==> flow/design.v <==
module fairArb (
	input logic [15:0] bids,
	output logic [15:0] wins,
	input logic get_next_win,
	input logic clk,
	input logic rst
		);
	parameter SIZE = 3;
	parameter S0=3'b000, S1=3'b001, S2=3'b010, S3=3'b011, S4=3'b100, S5=3'b101, S6=3'b110;
	logic [SIZE-1:0] state;
	logic [SIZE-1:0] next_state;
	logic [3:0] dec1;
	logic [3:0] dec2;
	logic [15:0] bid1;
	logic [15:0] bid2;
	logic [15:0] b [15:0];
	logic [15:0] d [15:0];
	logic [15:0] out_check;
	logic [3:0] new_priority;
	logic [3:0] pr_in;
	logic [15:0] bids_cycle_f;
	logic [3:0] priority_f;
	logic [3:0] priority_d;
	logic [15:0] wins_d;
	logic sB, sD;
	logic [1:0] sC;
	always @ (*) begin
		case (sC)
			2'b00: priority_d = dec2;
			2'b01: priority_d = priority_f;
			2'b10: priority_d = pr_in;
			2'b11: priority_d = 0;
		endcase
	end
	always @ (*) begin
		case (sB)
			1'b0: wins_d = bid1;
			1'b1: wins_d = bid2;
		endcase
	end
	always @ (*) begin
		case (sD)
			1'b0: begin
				bid2 = out_check;
				pr_in = new_priority + 1;
			end
			1'b1: begin
				bid2 = d[priority_f];
				pr_in = priority_f + 1;
			end
		endcase
	end
	always @ (*) begin
		bids_cycle_f = bids;
		next_state = S0;
		new_priority = 4'd0;
		out_check = 16'd0;
		if ((bids_cycle_f & 16'd1) != 16'b0) begin
			bid1 = 16'd1;
		end
		else if ((bids_cycle_f & 16'd2) != 16'b0) begin
			bid1 = 16'd2;
		end
		else if ((bids_cycle_f & 16'd4) != 16'b0) begin
			bid1 = 16'd4;
		end
		else if ((bids_cycle_f & 16'd8) != 16'b0) begin
			bid1 = 16'd8;
		end
		else if ((bids_cycle_f & 16'd16) != 16'b0) begin
			bid1 = 16'd16;
		end
		else if ((bids_cycle_f & 16'd32) != 16'b0) begin
			bid1 = 16'd32;
		end
		else if ((bids_cycle_f & 16'd64) != 16'b0) begin
			bid1 = 16'd64;
		end
		else if ((bids_cycle_f & 16'd128) != 16'b0) begin
			bid1 = 16'd128;
		end
		else if ((bids_cycle_f & 16'd256) != 16'b0) begin
			bid1 = 16'd256;
		end
		else if ((bids_cycle_f & 16'd512) != 16'b0) begin
			bid1 = 16'd512;
		end
		else if ((bids_cycle_f & 16'd1024) != 16'b0) begin
			bid1 = 16'd1024;
		end
		else if ((bids_cycle_f & 16'd2048) != 16'b0) begin
			bid1 = 16'd2048;
		end
		else if ((bids_cycle_f & 16'd4096) != 16'b0) begin
			bid1 = 16'd4096;
		end
		else if ((bids_cycle_f & 16'd8192) != 16'b0) begin
			bid1 = 16'd8192;
		end
		else if ((bids_cycle_f & 16'd16384) != 16'b0) begin
			bid1 = 16'd16384;
		end
		else if ((bids_cycle_f & 16'd32768) != 16'b0) begin
			bid1 = 16'd32768;
		end
		else begin
			bid1 = 0;
		end
		d[0] = bids_cycle_f & 16'd1;
		b[0] = (bids_cycle_f & 16'd1) >> 0;
		d[1] = bids_cycle_f & 16'd2;
		b[1] = (bids_cycle_f & 16'd2) >> 1;
		d[2] = bids_cycle_f & 16'd4;
		b[2] = (bids_cycle_f & 16'd4) >> 2;
		d[3] = bids_cycle_f & 16'd8;
		b[3] = (bids_cycle_f & 16'd8) >> 3;
		d[4] = bids_cycle_f & 16'd16;
		b[4] = (bids_cycle_f & 16'd16) >> 4;
		d[5] = bids_cycle_f & 16'd32;
		b[5] = (bids_cycle_f & 16'd32) >> 5;
		d[6] = bids_cycle_f & 16'd64;
		b[6] = (bids_cycle_f & 16'd64) >> 6;
		d[7] = bids_cycle_f & 16'd128;
		b[7] = (bids_cycle_f & 16'd128) >> 7;
		d[8] = bids_cycle_f & 16'd256;
		b[8] = (bids_cycle_f & 16'd256) >> 8;
		d[9] = bids_cycle_f & 16'd512;
		b[9] = (bids_cycle_f & 16'd512) >> 9;
		d[10] = bids_cycle_f & 16'd1024;
		b[10] = (bids_cycle_f & 16'd1024) >> 10;
		d[11] = bids_cycle_f & 16'd2048;
		b[11] = (bids_cycle_f & 16'd2048) >> 11;
		d[12] = bids_cycle_f & 16'd4096;
		b[12] = (bids_cycle_f & 16'd4096) >> 12;
		d[13] = bids_cycle_f & 16'd8192;
		b[13] = (bids_cycle_f & 16'd8192) >> 13;
		d[14] = bids_cycle_f & 16'd16384;
		b[14] = (bids_cycle_f & 16'd16384) >> 14;
		d[15] = bids_cycle_f & 16'd32768;
		b[15] = (bids_cycle_f & 16'd32768) >> 15;
                case (wins_d)
                16'd1: begin
                        dec1 = 0;
                end
                16'd2: begin
                        dec1 = 1;
                end
                16'd4: begin
                        dec1 = 2;
                end
                16'd8: begin
                        dec1 = 3;
                end
                16'd16: begin
                        dec1 = 4;
                end
                16'd32: begin
                        dec1 = 5;
                end
                16'd64: begin
                        dec1 = 6;
                end
                16'd128: begin
                        dec1 = 7;
                end
                16'd256: begin
                        dec1 = 8;
                end
                16'd512: begin
                        dec1 = 9;
                end
                16'd1024: begin
                        dec1 = 10;
                end
                16'd2048: begin
                        dec1 = 11;
                end
                16'd4096: begin
                        dec1 = 12;
                end
                16'd8192: begin
                        dec1 = 13;
                end
                16'd16384: begin
                        dec1 = 14;
                end
                16'd32768: begin
                        dec1 = 15;
                end
                default: begin
                        dec1 = 0;
                end
                endcase
		dec2 = dec1 + 1'b1;
		sD = b[priority_f] & 1'b1;
		if (bids_cycle_f == 16'b0) begin
			out_check = 16'b0;
			new_priority = new_priority;
		end
		else begin
			case (priority_f)
			5'd0: begin
			case (1'b1)
			b[1]: begin
			  new_priority = 1;
			  out_check = d[1];
			end
			b[2]: begin
			  new_priority = 2;
			  out_check = d[2];
			end
			b[3]: begin
			  new_priority = 3;
			  out_check = d[3];
			end
			b[4]: begin
			  new_priority = 4;
			  out_check = d[4];
			end
			b[5]: begin
			  new_priority = 5;
			  out_check = d[5];
			end
			b[6]: begin
			  new_priority = 6;
			  out_check = d[6];
			end
			b[7]: begin
			  new_priority = 7;
			  out_check = d[7];
			end
			b[8]: begin
			  new_priority = 8;
			  out_check = d[8];
			end
			b[9]: begin
			  new_priority = 9;
			  out_check = d[9];
			end
			b[10]: begin
			  new_priority = 10;
			  out_check = d[10];
			end
			b[11]: begin
			  new_priority = 11;
			  out_check = d[11];
			end
			b[12]: begin
			  new_priority = 12;
			  out_check = d[12];
			end
			b[13]: begin
			  new_priority = 13;
			  out_check = d[13];
			end
			b[14]: begin
			  new_priority = 14;
			  out_check = d[14];
			end
			b[15]: begin
			  new_priority = 15;
			  out_check = d[15];
			end
			endcase
			end
			5'd1: begin
			case (1'b1)
			b[2]: begin
			  new_priority = 2;
			  out_check = d[2];
			end
			b[3]: begin
			  new_priority = 3;
			  out_check = d[3];
			end
			b[4]: begin
			  new_priority = 4;
			  out_check = d[4];
			end
			b[5]: begin
			  new_priority = 5;
			  out_check = d[5];
			end
			b[6]: begin
			  new_priority = 6;
			  out_check = d[6];
			end
			b[7]: begin
			  new_priority = 7;
			  out_check = d[7];
			end
			b[8]: begin
			  new_priority = 8;
			  out_check = d[8];
			end
			b[9]: begin
			  new_priority = 9;
			  out_check = d[9];
			end
			b[10]: begin
			  new_priority = 10;
			  out_check = d[10];
			end
			b[11]: begin
			  new_priority = 11;
			  out_check = d[11];
			end
			b[12]: begin
			  new_priority = 12;
			  out_check = d[12];
			end
			b[13]: begin
			  new_priority = 13;
			  out_check = d[13];
			end
			b[14]: begin
			  new_priority = 14;
			  out_check = d[14];
			end
			b[15]: begin
			  new_priority = 15;
			  out_check = d[15];
			end
			b[0]: begin
			  new_priority = 0;
			  out_check = d[0];
			end
			endcase
			end
			5'd2: begin
			case (1'b1)
			b[3]: begin
			  new_priority = 3;
			  out_check = d[3];
			end
			b[4]: begin
			  new_priority = 4;
			  out_check = d[4];
			end
			b[5]: begin
			  new_priority = 5;
			  out_check = d[5];
			end
			b[6]: begin
			  new_priority = 6;
			  out_check = d[6];
			end
			b[7]: begin
			  new_priority = 7;
			  out_check = d[7];
			end
			b[8]: begin
			  new_priority = 8;
			  out_check = d[8];
			end
			b[9]: begin
			  new_priority = 9;
			  out_check = d[9];
			end
			b[10]: begin
			  new_priority = 10;
			  out_check = d[10];
			end
			b[11]: begin
			  new_priority = 11;
			  out_check = d[11];
			end
			b[12]: begin
			  new_priority = 12;
			  out_check = d[12];
			end
			b[13]: begin
			  new_priority = 13;
			  out_check = d[13];
			end
			b[14]: begin
			  new_priority = 14;
			  out_check = d[14];
			end
			b[15]: begin
			  new_priority = 15;
			  out_check = d[15];
			end
			b[0]: begin
			  new_priority = 0;
			  out_check = d[0];
			end
			b[1]: begin
			  new_priority = 1;
			  out_check = d[1];
			end
			endcase
			end
			5'd3: begin
			case (1'b1)
			b[4]: begin
			  new_priority = 4;
			  out_check = d[4];
			end
			b[5]: begin
			  new_priority = 5;
			  out_check = d[5];
			end
			b[6]: begin
			  new_priority = 6;
			  out_check = d[6];
			end
			b[7]: begin
			  new_priority = 7;
			  out_check = d[7];
			end
			b[8]: begin
			  new_priority = 8;
			  out_check = d[8];
			end
			b[9]: begin
			  new_priority = 9;
			  out_check = d[9];
			end
			b[10]: begin
			  new_priority = 10;
			  out_check = d[10];
			end
			b[11]: begin
			  new_priority = 11;
			  out_check = d[11];
			end
			b[12]: begin
			  new_priority = 12;
			  out_check = d[12];
			end
			b[13]: begin
			  new_priority = 13;
			  out_check = d[13];
			end
			b[14]: begin
			  new_priority = 14;
			  out_check = d[14];
			end
			b[15]: begin
			  new_priority = 15;
			  out_check = d[15];
			end
			b[0]: begin
			  new_priority = 0;
			  out_check = d[0];
			end
			b[1]: begin
			  new_priority = 1;
			  out_check = d[1];
			end
			b[2]: begin
			  new_priority = 2;
			  out_check = d[2];
			end
			endcase
			end
			5'd4: begin
			case (1'b1)
			b[5]: begin
			  new_priority = 5;
			  out_check = d[5];
			end
			b[6]: begin
			  new_priority = 6;
			  out_check = d[6];
			end
			b[7]: begin
			  new_priority = 7;
			  out_check = d[7];
			end
			b[8]: begin
			  new_priority = 8;
			  out_check = d[8];
			end
			b[9]: begin
			  new_priority = 9;
			  out_check = d[9];
			end
			b[10]: begin
			  new_priority = 10;
			  out_check = d[10];
			end
			b[11]: begin
			  new_priority = 11;
			  out_check = d[11];
			end
			b[12]: begin
			  new_priority = 12;
			  out_check = d[12];
			end
			b[13]: begin
			  new_priority = 13;
			  out_check = d[13];
			end
			b[14]: begin
			  new_priority = 14;
			  out_check = d[14];
			end
			b[15]: begin
			  new_priority = 15;
			  out_check = d[15];
			end
			b[0]: begin
			  new_priority = 0;
			  out_check = d[0];
			end
			b[1]: begin
			  new_priority = 1;
			  out_check = d[1];
			end
			b[2]: begin
			  new_priority = 2;
			  out_check = d[2];
			end
			b[3]: begin
			  new_priority = 3;
			  out_check = d[3];
			end
			endcase
			end
			5'd5: begin
			case (1'b1)
			b[6]: begin
			  new_priority = 6;
			  out_check = d[6];
			end
			b[7]: begin
			  new_priority = 7;
			  out_check = d[7];
			end
			b[8]: begin
			  new_priority = 8;
			  out_check = d[8];
			end
			b[9]: begin
			  new_priority = 9;
			  out_check = d[9];
			end
			b[10]: begin
			  new_priority = 10;
			  out_check = d[10];
			end
			b[11]: begin
			  new_priority = 11;
			  out_check = d[11];
			end
			b[12]: begin
			  new_priority = 12;
			  out_check = d[12];
			end
			b[13]: begin
			  new_priority = 13;
			  out_check = d[13];
			end
			b[14]: begin
			  new_priority = 14;
			  out_check = d[14];
			end
			b[15]: begin
			  new_priority = 15;
			  out_check = d[15];
			end
			b[0]: begin
			  new_priority = 0;
			  out_check = d[0];
			end
			b[1]: begin
			  new_priority = 1;
			  out_check = d[1];
			end
			b[2]: begin
			  new_priority = 2;
			  out_check = d[2];
			end
			b[3]: begin
			  new_priority = 3;
			  out_check = d[3];
			end
			b[4]: begin
			  new_priority = 4;
			  out_check = d[4];
			end
			endcase
			end
			5'd6: begin
			case (1'b1)
			b[7]: begin
			  new_priority = 7;
			  out_check = d[7];
			end
			b[8]: begin
			  new_priority = 8;
			  out_check = d[8];
			end
			b[9]: begin
			  new_priority = 9;
			  out_check = d[9];
			end
			b[10]: begin
			  new_priority = 10;
			  out_check = d[10];
			end
			b[11]: begin
			  new_priority = 11;
			  out_check = d[11];
			end
			b[12]: begin
			  new_priority = 12;
			  out_check = d[12];
			end
			b[13]: begin
			  new_priority = 13;
			  out_check = d[13];
			end
			b[14]: begin
			  new_priority = 14;
			  out_check = d[14];
			end
			b[15]: begin
			  new_priority = 15;
			  out_check = d[15];
			end
			b[0]: begin
			  new_priority = 0;
			  out_check = d[0];
			end
			b[1]: begin
			  new_priority = 1;
			  out_check = d[1];
			end
			b[2]: begin
			  new_priority = 2;
			  out_check = d[2];
			end
			b[3]: begin
			  new_priority = 3;
			  out_check = d[3];
			end
			b[4]: begin
			  new_priority = 4;
			  out_check = d[4];
			end
			b[5]: begin
			  new_priority = 5;
			  out_check = d[5];
			end
			endcase
			end
			5'd7: begin
			case (1'b1)
			b[8]: begin
			  new_priority = 8;
			  out_check = d[8];
			end
			b[9]: begin
			  new_priority = 9;
			  out_check = d[9];
			end
			b[10]: begin
			  new_priority = 10;
			  out_check = d[10];
			end
			b[11]: begin
			  new_priority = 11;
			  out_check = d[11];
			end
			b[12]: begin
			  new_priority = 12;
			  out_check = d[12];
			end
			b[13]: begin
			  new_priority = 13;
			  out_check = d[13];
			end
			b[14]: begin
			  new_priority = 14;
			  out_check = d[14];
			end
			b[15]: begin
			  new_priority = 15;
			  out_check = d[15];
			end
			b[0]: begin
			  new_priority = 0;
			  out_check = d[0];
			end
			b[1]: begin
			  new_priority = 1;
			  out_check = d[1];
			end
			b[2]: begin
			  new_priority = 2;
			  out_check = d[2];
			end
			b[3]: begin
			  new_priority = 3;
			  out_check = d[3];
			end
			b[4]: begin
			  new_priority = 4;
			  out_check = d[4];
			end
			b[5]: begin
			  new_priority = 5;
			  out_check = d[5];
			end
			b[6]: begin
			  new_priority = 6;
			  out_check = d[6];
			end
			endcase
			end
			5'd8: begin
			case (1'b1)
			b[9]: begin
			  new_priority = 9;
			  out_check = d[9];
			end
			b[10]: begin
			  new_priority = 10;
			  out_check = d[10];
			end
			b[11]: begin
			  new_priority = 11;
			  out_check = d[11];
			end
			b[12]: begin
			  new_priority = 12;
			  out_check = d[12];
			end
			b[13]: begin
			  new_priority = 13;
			  out_check = d[13];
			end
			b[14]: begin
			  new_priority = 14;
			  out_check = d[14];
			end
			b[15]: begin
			  new_priority = 15;
			  out_check = d[15];
			end
			b[0]: begin
			  new_priority = 0;
			  out_check = d[0];
			end
			b[1]: begin
			  new_priority = 1;
			  out_check = d[1];
			end
			b[2]: begin
			  new_priority = 2;
			  out_check = d[2];
			end
			b[3]: begin
			  new_priority = 3;
			  out_check = d[3];
			end
			b[4]: begin
			  new_priority = 4;
			  out_check = d[4];
			end
			b[5]: begin
			  new_priority = 5;
			  out_check = d[5];
			end
			b[6]: begin
			  new_priority = 6;
			  out_check = d[6];
			end
			b[7]: begin
			  new_priority = 7;
			  out_check = d[7];
			end
			endcase
			end
			5'd9: begin
			case (1'b1)
			b[10]: begin
			  new_priority = 10;
			  out_check = d[10];
			end
			b[11]: begin
			  new_priority = 11;
			  out_check = d[11];
			end
			b[12]: begin
			  new_priority = 12;
			  out_check = d[12];
			end
			b[13]: begin
			  new_priority = 13;
			  out_check = d[13];
			end
			b[14]: begin
			  new_priority = 14;
			  out_check = d[14];
			end
			b[15]: begin
			  new_priority = 15;
			  out_check = d[15];
			end
			b[0]: begin
			  new_priority = 0;
			  out_check = d[0];
			end
			b[1]: begin
			  new_priority = 1;
			  out_check = d[1];
			end
			b[2]: begin
			  new_priority = 2;
			  out_check = d[2];
			end
			b[3]: begin
			  new_priority = 3;
			  out_check = d[3];
			end
			b[4]: begin
			  new_priority = 4;
			  out_check = d[4];
			end
			b[5]: begin
			  new_priority = 5;
			  out_check = d[5];
			end
			b[6]: begin
			  new_priority = 6;
			  out_check = d[6];
			end
			b[7]: begin
			  new_priority = 7;
			  out_check = d[7];
			end
			b[8]: begin
			  new_priority = 8;
			  out_check = d[8];
			end
			endcase
			end
			5'd10: begin
			case (1'b1)
			b[11]: begin
			  new_priority = 11;
			  out_check = d[11];
			end
			b[12]: begin
			  new_priority = 12;
			  out_check = d[12];
			end
			b[13]: begin
			  new_priority = 13;
			  out_check = d[13];
			end
			b[14]: begin
			  new_priority = 14;
			  out_check = d[14];
			end
			b[15]: begin
			  new_priority = 15;
			  out_check = d[15];
			end
			b[0]: begin
			  new_priority = 0;
			  out_check = d[0];
			end
			b[1]: begin
			  new_priority = 1;
			  out_check = d[1];
			end
			b[2]: begin
			  new_priority = 2;
			  out_check = d[2];
			end
			b[3]: begin
			  new_priority = 3;
			  out_check = d[3];
			end
			b[4]: begin
			  new_priority = 4;
			  out_check = d[4];
			end
			b[5]: begin
			  new_priority = 5;
			  out_check = d[5];
			end
			b[6]: begin
			  new_priority = 6;
			  out_check = d[6];
			end
			b[7]: begin
			  new_priority = 7;
			  out_check = d[7];
			end
			b[8]: begin
			  new_priority = 8;
			  out_check = d[8];
			end
			b[9]: begin
			  new_priority = 9;
			  out_check = d[9];
			end
			endcase
			end
			5'd11: begin
			case (1'b1)
			b[12]: begin
			  new_priority = 12;
			  out_check = d[12];
			end
			b[13]: begin
			  new_priority = 13;
			  out_check = d[13];
			end
			b[14]: begin
			  new_priority = 14;
			  out_check = d[14];
			end
			b[15]: begin
			  new_priority = 15;
			  out_check = d[15];
			end
			b[0]: begin
			  new_priority = 0;
			  out_check = d[0];
			end
			b[1]: begin
			  new_priority = 1;
			  out_check = d[1];
			end
			b[2]: begin
			  new_priority = 2;
			  out_check = d[2];
			end
			b[3]: begin
			  new_priority = 3;
			  out_check = d[3];
			end
			b[4]: begin
			  new_priority = 4;
			  out_check = d[4];
			end
			b[5]: begin
			  new_priority = 5;
			  out_check = d[5];
			end
			b[6]: begin
			  new_priority = 6;
			  out_check = d[6];
			end
			b[7]: begin
			  new_priority = 7;
			  out_check = d[7];
			end
			b[8]: begin
			  new_priority = 8;
			  out_check = d[8];
			end
			b[9]: begin
			  new_priority = 9;
			  out_check = d[9];
			end
			b[10]: begin
			  new_priority = 10;
			  out_check = d[10];
			end
			endcase
			end
			5'd12: begin
			case (1'b1)
			b[13]: begin
			  new_priority = 13;
			  out_check = d[13];
			end
			b[14]: begin
			  new_priority = 14;
			  out_check = d[14];
			end
			b[15]: begin
			  new_priority = 15;
			  out_check = d[15];
			end
			b[0]: begin
			  new_priority = 0;
			  out_check = d[0];
			end
			b[1]: begin
			  new_priority = 1;
			  out_check = d[1];
			end
			b[2]: begin
			  new_priority = 2;
			  out_check = d[2];
			end
			b[3]: begin
			  new_priority = 3;
			  out_check = d[3];
			end
			b[4]: begin
			  new_priority = 4;
			  out_check = d[4];
			end
			b[5]: begin
			  new_priority = 5;
			  out_check = d[5];
			end
			b[6]: begin
			  new_priority = 6;
			  out_check = d[6];
			end
			b[7]: begin
			  new_priority = 7;
			  out_check = d[7];
			end
			b[8]: begin
			  new_priority = 8;
			  out_check = d[8];
			end
			b[9]: begin
			  new_priority = 9;
			  out_check = d[9];
			end
			b[10]: begin
			  new_priority = 10;
			  out_check = d[10];
			end
			b[11]: begin
			  new_priority = 11;
			  out_check = d[11];
			end
			endcase
			end
			5'd13: begin
			case (1'b1)
			b[14]: begin
			  new_priority = 14;
			  out_check = d[14];
			end
			b[15]: begin
			  new_priority = 15;
			  out_check = d[15];
			end
			b[0]: begin
			  new_priority = 0;
			  out_check = d[0];
			end
			b[1]: begin
			  new_priority = 1;
			  out_check = d[1];
			end
			b[2]: begin
			  new_priority = 2;
			  out_check = d[2];
			end
			b[3]: begin
			  new_priority = 3;
			  out_check = d[3];
			end
			b[4]: begin
			  new_priority = 4;
			  out_check = d[4];
			end
			b[5]: begin
			  new_priority = 5;
			  out_check = d[5];
			end
			b[6]: begin
			  new_priority = 6;
			  out_check = d[6];
			end
			b[7]: begin
			  new_priority = 7;
			  out_check = d[7];
			end
			b[8]: begin
			  new_priority = 8;
			  out_check = d[8];
			end
			b[9]: begin
			  new_priority = 9;
			  out_check = d[9];
			end
			b[10]: begin
			  new_priority = 10;
			  out_check = d[10];
			end
			b[11]: begin
			  new_priority = 11;
			  out_check = d[11];
			end
			b[12]: begin
			  new_priority = 12;
			  out_check = d[12];
			end
			endcase
			end
			5'd14: begin
			case (1'b1)
			b[15]: begin
			  new_priority = 15;
			  out_check = d[15];
			end
			b[0]: begin
			  new_priority = 0;
			  out_check = d[0];
			end
			b[1]: begin
			  new_priority = 1;
			  out_check = d[1];
			end
			b[2]: begin
			  new_priority = 2;
			  out_check = d[2];
			end
			b[3]: begin
			  new_priority = 3;
			  out_check = d[3];
			end
			b[4]: begin
			  new_priority = 4;
			  out_check = d[4];
			end
			b[5]: begin
			  new_priority = 5;
			  out_check = d[5];
			end
			b[6]: begin
			  new_priority = 6;
			  out_check = d[6];
			end
			b[7]: begin
			  new_priority = 7;
			  out_check = d[7];
			end
			b[8]: begin
			  new_priority = 8;
			  out_check = d[8];
			end
			b[9]: begin
			  new_priority = 9;
			  out_check = d[9];
			end
			b[10]: begin
			  new_priority = 10;
			  out_check = d[10];
			end
			b[11]: begin
			  new_priority = 11;
			  out_check = d[11];
			end
			b[12]: begin
			  new_priority = 12;
			  out_check = d[12];
			end
			b[13]: begin
			  new_priority = 13;
			  out_check = d[13];
			end
			endcase
			end
			5'd15: begin
			case (1'b1)
			b[0]: begin
			  new_priority = 0;
			  out_check = d[0];
			end
			b[1]: begin
			  new_priority = 1;
			  out_check = d[1];
			end
			b[2]: begin
			  new_priority = 2;
			  out_check = d[2];
			end
			b[3]: begin
			  new_priority = 3;
			  out_check = d[3];
			end
			b[4]: begin
			  new_priority = 4;
			  out_check = d[4];
			end
			b[5]: begin
			  new_priority = 5;
			  out_check = d[5];
			end
			b[6]: begin
			  new_priority = 6;
			  out_check = d[6];
			end
			b[7]: begin
			  new_priority = 7;
			  out_check = d[7];
			end
			b[8]: begin
			  new_priority = 8;
			  out_check = d[8];
			end
			b[9]: begin
			  new_priority = 9;
			  out_check = d[9];
			end
			b[10]: begin
			  new_priority = 10;
			  out_check = d[10];
			end
			b[11]: begin
			  new_priority = 11;
			  out_check = d[11];
			end
			b[12]: begin
			  new_priority = 12;
			  out_check = d[12];
			end
			b[13]: begin
			  new_priority = 13;
			  out_check = d[13];
			end
			b[14]: begin
			  new_priority = 14;
			  out_check = d[14];
			end
			endcase
			end
			endcase
		end
        case (state)
        S0: begin
			sB = 0;
			sC = 2'b11;
			next_state = S1;
        end
        S1: begin
			sB = 0;
			sC = 2'b00;
			next_state = S2;
		end
		S2: begin
			sB = 1;
			if (get_next_win == 1)  begin
				if (bids_cycle_f == 16'b0) begin
					sC = 2'b01;
				end
				else begin
					sC = 2'b10;
				end
			end
			else begin
				sC = 2'b01;
			end
			next_state = S2;
		end
		default: begin
			sC = 2'b11;
			sB = 0;
		end
		endcase
	end
	always @ (posedge clk) begin
		if (~rst) begin
			wins <= 0;
		end
		else begin
			wins <= wins_d;
		end
	end
	always @ (posedge clk) begin
		if (~rst) begin
			priority_f <= 0;
		end
		else begin
			priority_f <= priority_d;
		end
	end
	always @ (posedge clk) begin
		if (~rst) begin
			state <= S0;
		end
		else begin
			state <= next_state;
		end
	end
endmodule
**Step by step through the tools: fairArb**

What the tools print for fairArb, step after step.
Lines are those of the file above, counted from 1.
A cell with n/a has no value.

- Design top: fairArb
- Clock: clk
- Standard-cell library: sky130hd
- Library corner: tt_025C_1v80

**Elaborated design**

Source: Yosys, flattened and elaborated. Widths are those after wreduce. Registers that Yosys merges into a memory's read port (data or address) are not register bits. Print and check cells do not count. Equal cells are merged and count once.

- Input bits: 19
- Word-level cells: 530
- Output and inout port bits: 16
- Bits in registers: 23

- Add/sub/neg operators: 3
- Reductions and logical operators: 5
- Muxes and demuxes: 482
- Equality and inequality tests: 35
- Bitwise operators: 2

Operator list:

| kind | count |
|---|---|
| 2-to-1 mux 16 bit | 122 |
| 2-to-1 mux 4 bit | 195 |
| case mux 16 bit (select 16 bit) | 2 |
| 2-to-1 mux 15 bit | 15 |
| 2-to-1 mux 14 bit | 14 |
| 2-to-1 mux 13 bit | 13 |
| 2-to-1 mux 12 bit | 12 |
| 2-to-1 mux 11 bit | 11 |
| 2-to-1 mux 10 bit | 10 |
| 2-to-1 mux 3 bit | 29 |
| 2-to-1 mux 9 bit | 9 |
| case mux 4 bit (select 16 bit) | 1 |
| case mux 16 bit (select 2 bit) | 2 |
| 2-to-1 mux 8 bit | 8 |
| case mux 4 bit (select 15 bit) | 1 |
| 2-to-1 mux 7 bit | 7 |
| 2-to-1 mux 6 bit | 6 |
| == test 4 bit with constant B | 8 |
| 2-to-1 mux 5 bit | 5 |
| 2-to-1 mux 2 bit | 11 |
| == test 16 x 10 -> 1 bit with constant B | 1 |
| == test 16 x 11 -> 1 bit with constant B | 1 |
| == test 16 x 12 -> 1 bit with constant B | 1 |
| == test 16 x 13 -> 1 bit with constant B | 1 |
| == test 16 x 14 -> 1 bit with constant B | 1 |
| == test 16 x 15 -> 1 bit with constant B | 1 |
| == test 16 bit with constant B | 1 |
| == test 16 x 2 -> 1 bit with constant B | 1 |

Not listed: further kinds 26, cells in them 38.

**Depth**

Yosys ltp: most cells in a row. Word level: on the elaborated netlist, between registers, memories and ports. Mapped: between sequential cells and ports; inverters and the memories' decode and read muxes count.

- Depth in word-level cells: 23
- ABC_AREA: 0
- Mapped depth: 17
- Depth with buffers taken out: 15

**Synthesis result**

Yosys stat after the flow's synthesis: flattened, memories mapped to cells. It holds for the ABC_AREA given above (unset counts as 0); a run with the other value may have another netlist.

- Buffer cells: 31
- Cells in the netlist: 379
- Cell area after synthesis: 2,695.1 um^2
- Sequential area: 460.4 um^2
- Flip-flop cells: 23

Cells by type:

| cell type | count | total area (um^2) |
|---|---|---|
| sky130_fd_sc_hd__dfxtp_1 | 23 | 460.442 |
| sky130_fd_sc_hd__a21oi_1 | 25 | 125.12 |
| sky130_fd_sc_hd__nand2_1 | 32 | 120.115 |
| sky130_fd_sc_hd__nor2_1 | 31 | 116.362 |
| sky130_fd_sc_hd__o21ai_0 | 20 | 100.096 |
| sky130_fd_sc_hd__nand3_1 | 18 | 90.086 |
| sky130_fd_sc_hd__nor2b_1 | 14 | 87.584 |
| sky130_fd_sc_hd__nor3_1 | 14 | 70.067 |
| sky130_fd_sc_hd__nor4_4 | 3 | 63.811 |
| sky130_fd_sc_hd__nand2b_1 | 9 | 56.304 |
| sky130_fd_sc_hd__nand4_1 | 9 | 56.304 |
| sky130_fd_sc_hd__clkbuf_1 | 14 | 52.55 |
| sky130_fd_sc_hd__nor3b_1 | 7 | 52.55 |
| sky130_fd_sc_hd__a31oi_1 | 8 | 50.048 |
| sky130_fd_sc_hd__and2_1 | 8 | 50.048 |
| sky130_fd_sc_hd__buf_2 | 9 | 45.043 |
| sky130_fd_sc_hd__o211ai_1 | 6 | 45.043 |
| sky130_fd_sc_hd__o31ai_1 | 6 | 45.043 |

Not listed: further types 66, cells in them 123.

**Path before layout**

OpenSTA on the mapped netlist: ideal clock, no wires. The path of least setup slack (recovery checks aside). Input and output delay are each 20% of the period. Register names are those of the netlist, which keeps one name where synthesis merged equal registers.

- Path kind: input port to flip-flop
- From: in bids[2]
- To: reg priority_f[2]
- Arrival: 3.343 ns
- Data required time: 3.931 ns
- Time at the first pin: 0.800 ns
- Delay of the path: 2.612 ns
- Library setup time: 0.069 ns
- Period: 4.0 ns
- Setup slack: 0.588 ns
- Buffers on the path: 1
- Stages: 14
- Input delay: 0.800 ns
- Synthesis period reached: 3.412 ns

"delay of the path" is the arrival time less input delay plus setup time.
"stages": output pins that drive a net of the path, with the launching flip-flop's if there is one; two outputs of one cell count as two.
"synthesis period reached" = period - worst setup slack (recovery checks aside). The figure is calculated, with input and output delays left at 20% of the set period.
Between the ends stands the longest chain of elaborated cells between them, by number of cells; it is not shown to be the way that was timed. Of several equally long chains one is given.
Each line given opens the expression or statement behind the cell; cells for indexed reads and writes are added by Yosys, which also makes memories of some case tables.

- Cells stage by stage: sky130_fd_sc_hd__buf_6 -> sky130_fd_sc_hd__or3b_1 -> sky130_fd_sc_hd__a2111o_1 -> sky130_fd_sc_hd__o2111ai_1 -> sky130_fd_sc_hd__a211oi_1 -> sky130_fd_sc_hd__o311a_1 -> sky130_fd_sc_hd__nor3_1 -> sky130_fd_sc_hd__nor2_1 -> sky130_fd_sc_hd__nand4_1 -> sky130_fd_sc_hd__ha_1 -> sky130_fd_sc_hd__inv_1 -> sky130_fd_sc_hd__and4b_1 -> sky130_fd_sc_hd__a211o_1 -> sky130_fd_sc_hd__a21oi_2
- Length of the longest elaborated chain: 23
- Elaborated cells between the ends (all ways): 277
- Those cells by class: add/sub (2); eq/ne (18); mux (254); logic (1); reduce/logical (2)

Ends and longest elaborated chain, post-synthesis:

| what | RTL line | source |
|---|---|---|
| start, declared | 2 | `input logic [15:0] bids,` |
| 2-to-1 mux 3 bit (3 in a row) | 395 | `case (1'b1)` |
| 2-to-1 mux 16 bit (12 in a row) | 395 |  |
| case mux 16 bit (select 16 bit) | 201 | `case (priority_f)` |
| 2-to-1 mux 16 bit | 196 | `if (bids_cycle_f == 16'b0) begin` |
| case mux 16 bit (select 2 bit) | 42 | `case (sD)` |
| case mux 16 bit (select 2 bit) | 36 | `case (sB)` |
| == test 16 bit | 141 | `case (wins_d)` |
| case mux 4 bit (select 15 bit) | 141 |  |
| adder 4 x 1 -> 4 bit | 194 | `dec2 = dec1 + 1'b1;` |
| case mux 4 bit (select 3 bit) | 28 | `case (sC)` |
| end, assigned | 1270 | `priority_f <= 0;` |
| end, assigned | 1273 | `priority_f <= priority_d;` |
| end, declared | 22 | `logic [3:0] priority_f;` |

**Path in the finished layout**

Path of least setup slack in the final report of run 1 (OpenROAD, finished layout, wires in). Where an end is a register, its clock arrival counts in the times.

- Path kind: flip-flop to flip-flop
- From: reg priority_f[1]
- To: reg priority_f[2]
- Buffers on the path: 3
- Period: 4.0 ns
- Data required time: 4.20 ns
- Arrival: 3.58 ns
- Library setup time: 0.07 ns
- Stages: 16
- Setup slack: 0.61 ns
- Time at the first pin: 0.27 ns

Between the ends stands the longest chain of elaborated cells between them, by number of cells; it is not shown to be the way that was timed. Of several equally long chains one is given.

- Cells stage by stage: sky130_fd_sc_hd__dfxtp_2 -> sky130_fd_sc_hd__clkbuf_4 -> sky130_fd_sc_hd__buf_4 -> sky130_fd_sc_hd__nor4_2 -> sky130_fd_sc_hd__clkbuf_4 -> sky130_fd_sc_hd__nand2_1 -> sky130_fd_sc_hd__nand3_1 -> sky130_fd_sc_hd__o31ai_2 -> sky130_fd_sc_hd__a22oi_2 -> sky130_fd_sc_hd__and4_1 -> sky130_fd_sc_hd__nand4_1 -> sky130_fd_sc_hd__ha_4 -> sky130_fd_sc_hd__inv_2 -> sky130_fd_sc_hd__a41oi_1 -> sky130_fd_sc_hd__a211o_1 -> sky130_fd_sc_hd__a21oi_2
- Length of the longest elaborated chain: 9
- Elaborated cells between the ends (all ways): 46
- Those cells by class: add/sub (3); eq/ne (30); mux (11); logic (1); reduce/logical (1)

Ends and longest elaborated chain, post-layout:

| what | RTL line | source |
|---|---|---|
| start, declared | 22 | `logic [3:0] priority_f;` |
| start, assigned | 1270 | `priority_f <= 0;` |
| start, assigned | 1273 | `priority_f <= priority_d;` |
| == test 4 bit | 201 | `case (priority_f)` |
| case mux 16 bit (select 16 bit) | 201 |  |
| 2-to-1 mux 16 bit | 196 | `if (bids_cycle_f == 16'b0) begin` |
| case mux 16 bit (select 2 bit) | 42 | `case (sD)` |
| case mux 16 bit (select 2 bit) | 36 | `case (sB)` |
| == test 16 bit | 141 | `case (wins_d)` |
| case mux 4 bit (select 15 bit) | 141 |  |
| adder 4 x 1 -> 4 bit | 194 | `dec2 = dec1 + 1'b1;` |
| case mux 4 bit (select 3 bit) | 28 | `case (sC)` |
| end, assigned | 1270 |  |
| end, assigned | 1273 |  |
| end, declared | 22 |  |

FLOW RESULTS
============

Flow measurements of fairArb on sky130hd: 4 stored runs with different settings, listed in no order. Input and output delays are each 20% of the period that was set; the output load is 0.01 pF.
"period achieved" = clock period - worst setup slack. The figure is calculated, with input and output delays left at 20% of the set period.
"time of the worst setup path" is the time allowed to the run's worst setup path (the clock period less input and output delay, where it has them) less its slack. Clock arrival times count: a late capture clock shortens it, a late launch clock lengthens it.
"power consumption" is the tool's figure for a default switching activity; nothing was simulated.

### Run 1

==> flow/run.sh <==
#!/bin/bash
# the make line also repeats the synthesis and layout settings of config.mk as NAME=value (left out here)
make -C /OpenROAD-flow-scripts/flow DESIGN_CONFIG=/design/flow/config.mk WORK_HOME=/design/flow/orfs CLKGATE_MAP_FILE= finish
==> flow/config.mk <==
export PLATFORM = sky130hd
export DESIGN_NAME = fairArb
export DESIGN_NICKNAME = fairArb
export VERILOG_FILES = /design/flow/design.v
export SDC_FILE = /design/flow/constraint.sdc
export NUM_CORES = 4
export LEC_CHECK = 0
export CAP_MARGIN = 10
export CORE_ASPECT_RATIO = 0.88
export CORE_MARGIN = 2
export CORE_UTILIZATION = 40
export GPL_TIMING_DRIVEN = 0
export MIN_ROUTING_LAYER = met1
export PLACE_DENSITY_LB_ADDON = 0.26
export SETUP_SLACK_MARGIN = 1.11
export SLEW_MARGIN = 5
export TNS_END_PERCENT = 5
==> flow/constraint.sdc <==
create_clock -name core_clock -period 4.0 [get_ports {clk}]
set_input_delay 0.8000 -clock core_clock [delete_from_list [all_inputs] [get_ports {clk}]]
set_output_delay 0.8000 -clock core_clock [all_outputs]
set_load 0.01 [all_outputs]

Results of run 1:
- Worst setup slack after layout: 0.611 ns
- Utilization in the final report: 57.6%
- Period achieved: 3.389 ns
- Worst hold slack in the final report: 0.440 ns
- Std-cell area (final layout): 3,812.4 um^2
- Power consumption: 0.7995 mW
- Time of the worst setup path: 3.39 ns
- Worst path kind: flip-flop to flip-flop
- Total die area: 7,411.5 um^2
- Setup total negative slack: 0.000 ns
- Cell area after synthesis: 2,695.1 um^2

### Run 2

==> flow/run.sh <==
#!/bin/bash
# the make line also repeats the synthesis and layout settings of config.mk as NAME=value (left out here)
make -C /OpenROAD-flow-scripts/flow DESIGN_CONFIG=/design/flow/config.mk WORK_HOME=/design/flow/orfs CLKGATE_MAP_FILE= finish
==> flow/config.mk <==
export PLATFORM = sky130hd
export DESIGN_NAME = fairArb
export DESIGN_NICKNAME = fairArb
export VERILOG_FILES = /design/flow/design.v
export SDC_FILE = /design/flow/constraint.sdc
export NUM_CORES = 4
export LEC_CHECK = 0
export CAP_MARGIN = 10
export CELL_PAD_IN_SITES_DETAIL_PLACEMENT = 0
export CELL_PAD_IN_SITES_GLOBAL_PLACEMENT = 2
export CORE_MARGIN = 2
export CORE_UTILIZATION = 40
export CTS_CLUSTER_SIZE = 89
export GPL_TIMING_DRIVEN = 0
export MAX_ROUTING_LAYER = met5
export MIN_ROUTING_LAYER = met1
export PLACE_DENSITY_LB_ADDON = 0.01
export SLEW_MARGIN = 20
export TNS_END_PERCENT = 95
==> flow/constraint.sdc <==
create_clock -name core_clock -period 3.57 [get_ports {clk}]
set_input_delay 0.7140 -clock core_clock [delete_from_list [all_inputs] [get_ports {clk}]]
set_output_delay 0.7140 -clock core_clock [all_outputs]
set_load 0.01 [all_outputs]

Results of run 2:
- Worst setup slack after layout: 0.058 ns
- Utilization in the final report: 55.7%
- Period achieved: 3.512 ns
- Worst hold slack in the final report: 0.437 ns
- Std-cell area (final layout): 3,579.7 um^2
- Power consumption: 0.8602 mW
- Time of the worst setup path: 2.80 ns
- Worst path kind: input port to flip-flop
- Total die area: 7,410.6 um^2
- Setup total negative slack: 0.000 ns
- Cell area after synthesis: 2,695.1 um^2

### Run 3

==> flow/run.sh <==
#!/bin/bash
# the make line also repeats the synthesis and layout settings of config.mk as NAME=value (left out here)
make -C /OpenROAD-flow-scripts/flow DESIGN_CONFIG=/design/flow/config.mk WORK_HOME=/design/flow/orfs CLKGATE_MAP_FILE= finish
==> flow/config.mk <==
export PLATFORM = sky130hd
export DESIGN_NAME = fairArb
export DESIGN_NICKNAME = fairArb
export VERILOG_FILES = /design/flow/design.v
export SDC_FILE = /design/flow/constraint.sdc
export NUM_CORES = 4
export LEC_CHECK = 0
export CAP_MARGIN = 10
export CELL_PAD_IN_SITES_DETAIL_PLACEMENT = 1
export CELL_PAD_IN_SITES_GLOBAL_PLACEMENT = 1
export CORE_ASPECT_RATIO = 0.88
export CORE_MARGIN = 2
export CORE_UTILIZATION = 40
export GPL_ROUTABILITY_DRIVEN = 0
export GPL_TIMING_DRIVEN = 0
export HOLD_SLACK_MARGIN = 0.21
export MAX_ROUTING_LAYER = met4
export MIN_ROUTING_LAYER = met2
export PLACE_DENSITY_LB_ADDON = 0.26
export SETUP_SLACK_MARGIN = 1.11
export SLEW_MARGIN = 25
export TNS_END_PERCENT = 40
==> flow/constraint.sdc <==
create_clock -name core_clock -period 4.0 [get_ports {clk}]
set_input_delay 0.8000 -clock core_clock [delete_from_list [all_inputs] [get_ports {clk}]]
set_output_delay 0.8000 -clock core_clock [all_outputs]
set_load 0.01 [all_outputs]

Outcome of run 3: stopped before the end: routing reported GRT-0116

### Run 4

==> flow/run.sh <==
#!/bin/bash
# the make line also repeats the synthesis and layout settings of config.mk as NAME=value (left out here)
make -C /OpenROAD-flow-scripts/flow DESIGN_CONFIG=/design/flow/config.mk WORK_HOME=/design/flow/orfs CLKGATE_MAP_FILE= finish
==> flow/config.mk <==
export PLATFORM = sky130hd
export DESIGN_NAME = fairArb
export DESIGN_NICKNAME = fairArb
export VERILOG_FILES = /design/flow/design.v
export SDC_FILE = /design/flow/constraint.sdc
export NUM_CORES = 4
export LEC_CHECK = 0
export CAP_MARGIN = 10
export CORE_ASPECT_RATIO = 0.88
export CORE_MARGIN = 2
export CORE_UTILIZATION = 40
export GPL_TIMING_DRIVEN = 0
export HOLD_SLACK_MARGIN = 0.24
export MIN_ROUTING_LAYER = met1
export PLACE_DENSITY_LB_ADDON = 0.26
export SLEW_MARGIN = 20
export TNS_END_PERCENT = 5
==> flow/constraint.sdc <==
create_clock -name core_clock -period 4.0 [get_ports {clk}]
set_input_delay 0.8000 -clock core_clock [delete_from_list [all_inputs] [get_ports {clk}]]
set_output_delay 0.8000 -clock core_clock [all_outputs]
set_load 0.01 [all_outputs]

Results of run 4:
- Worst setup slack after layout: 0.131 ns
- Utilization in the final report: 50.4%
- Period achieved: 3.869 ns
- Worst hold slack in the final report: 0.436 ns
- Std-cell area (final layout): 3,334.4 um^2
- Power consumption: 0.7337 mW
- Time of the worst setup path: 3.07 ns
- Worst path kind: input port to flip-flop
- Total die area: 7,411.5 um^2
- Setup total negative slack: 0.000 ns
- Cell area after synthesis: 2,695.1 um^2
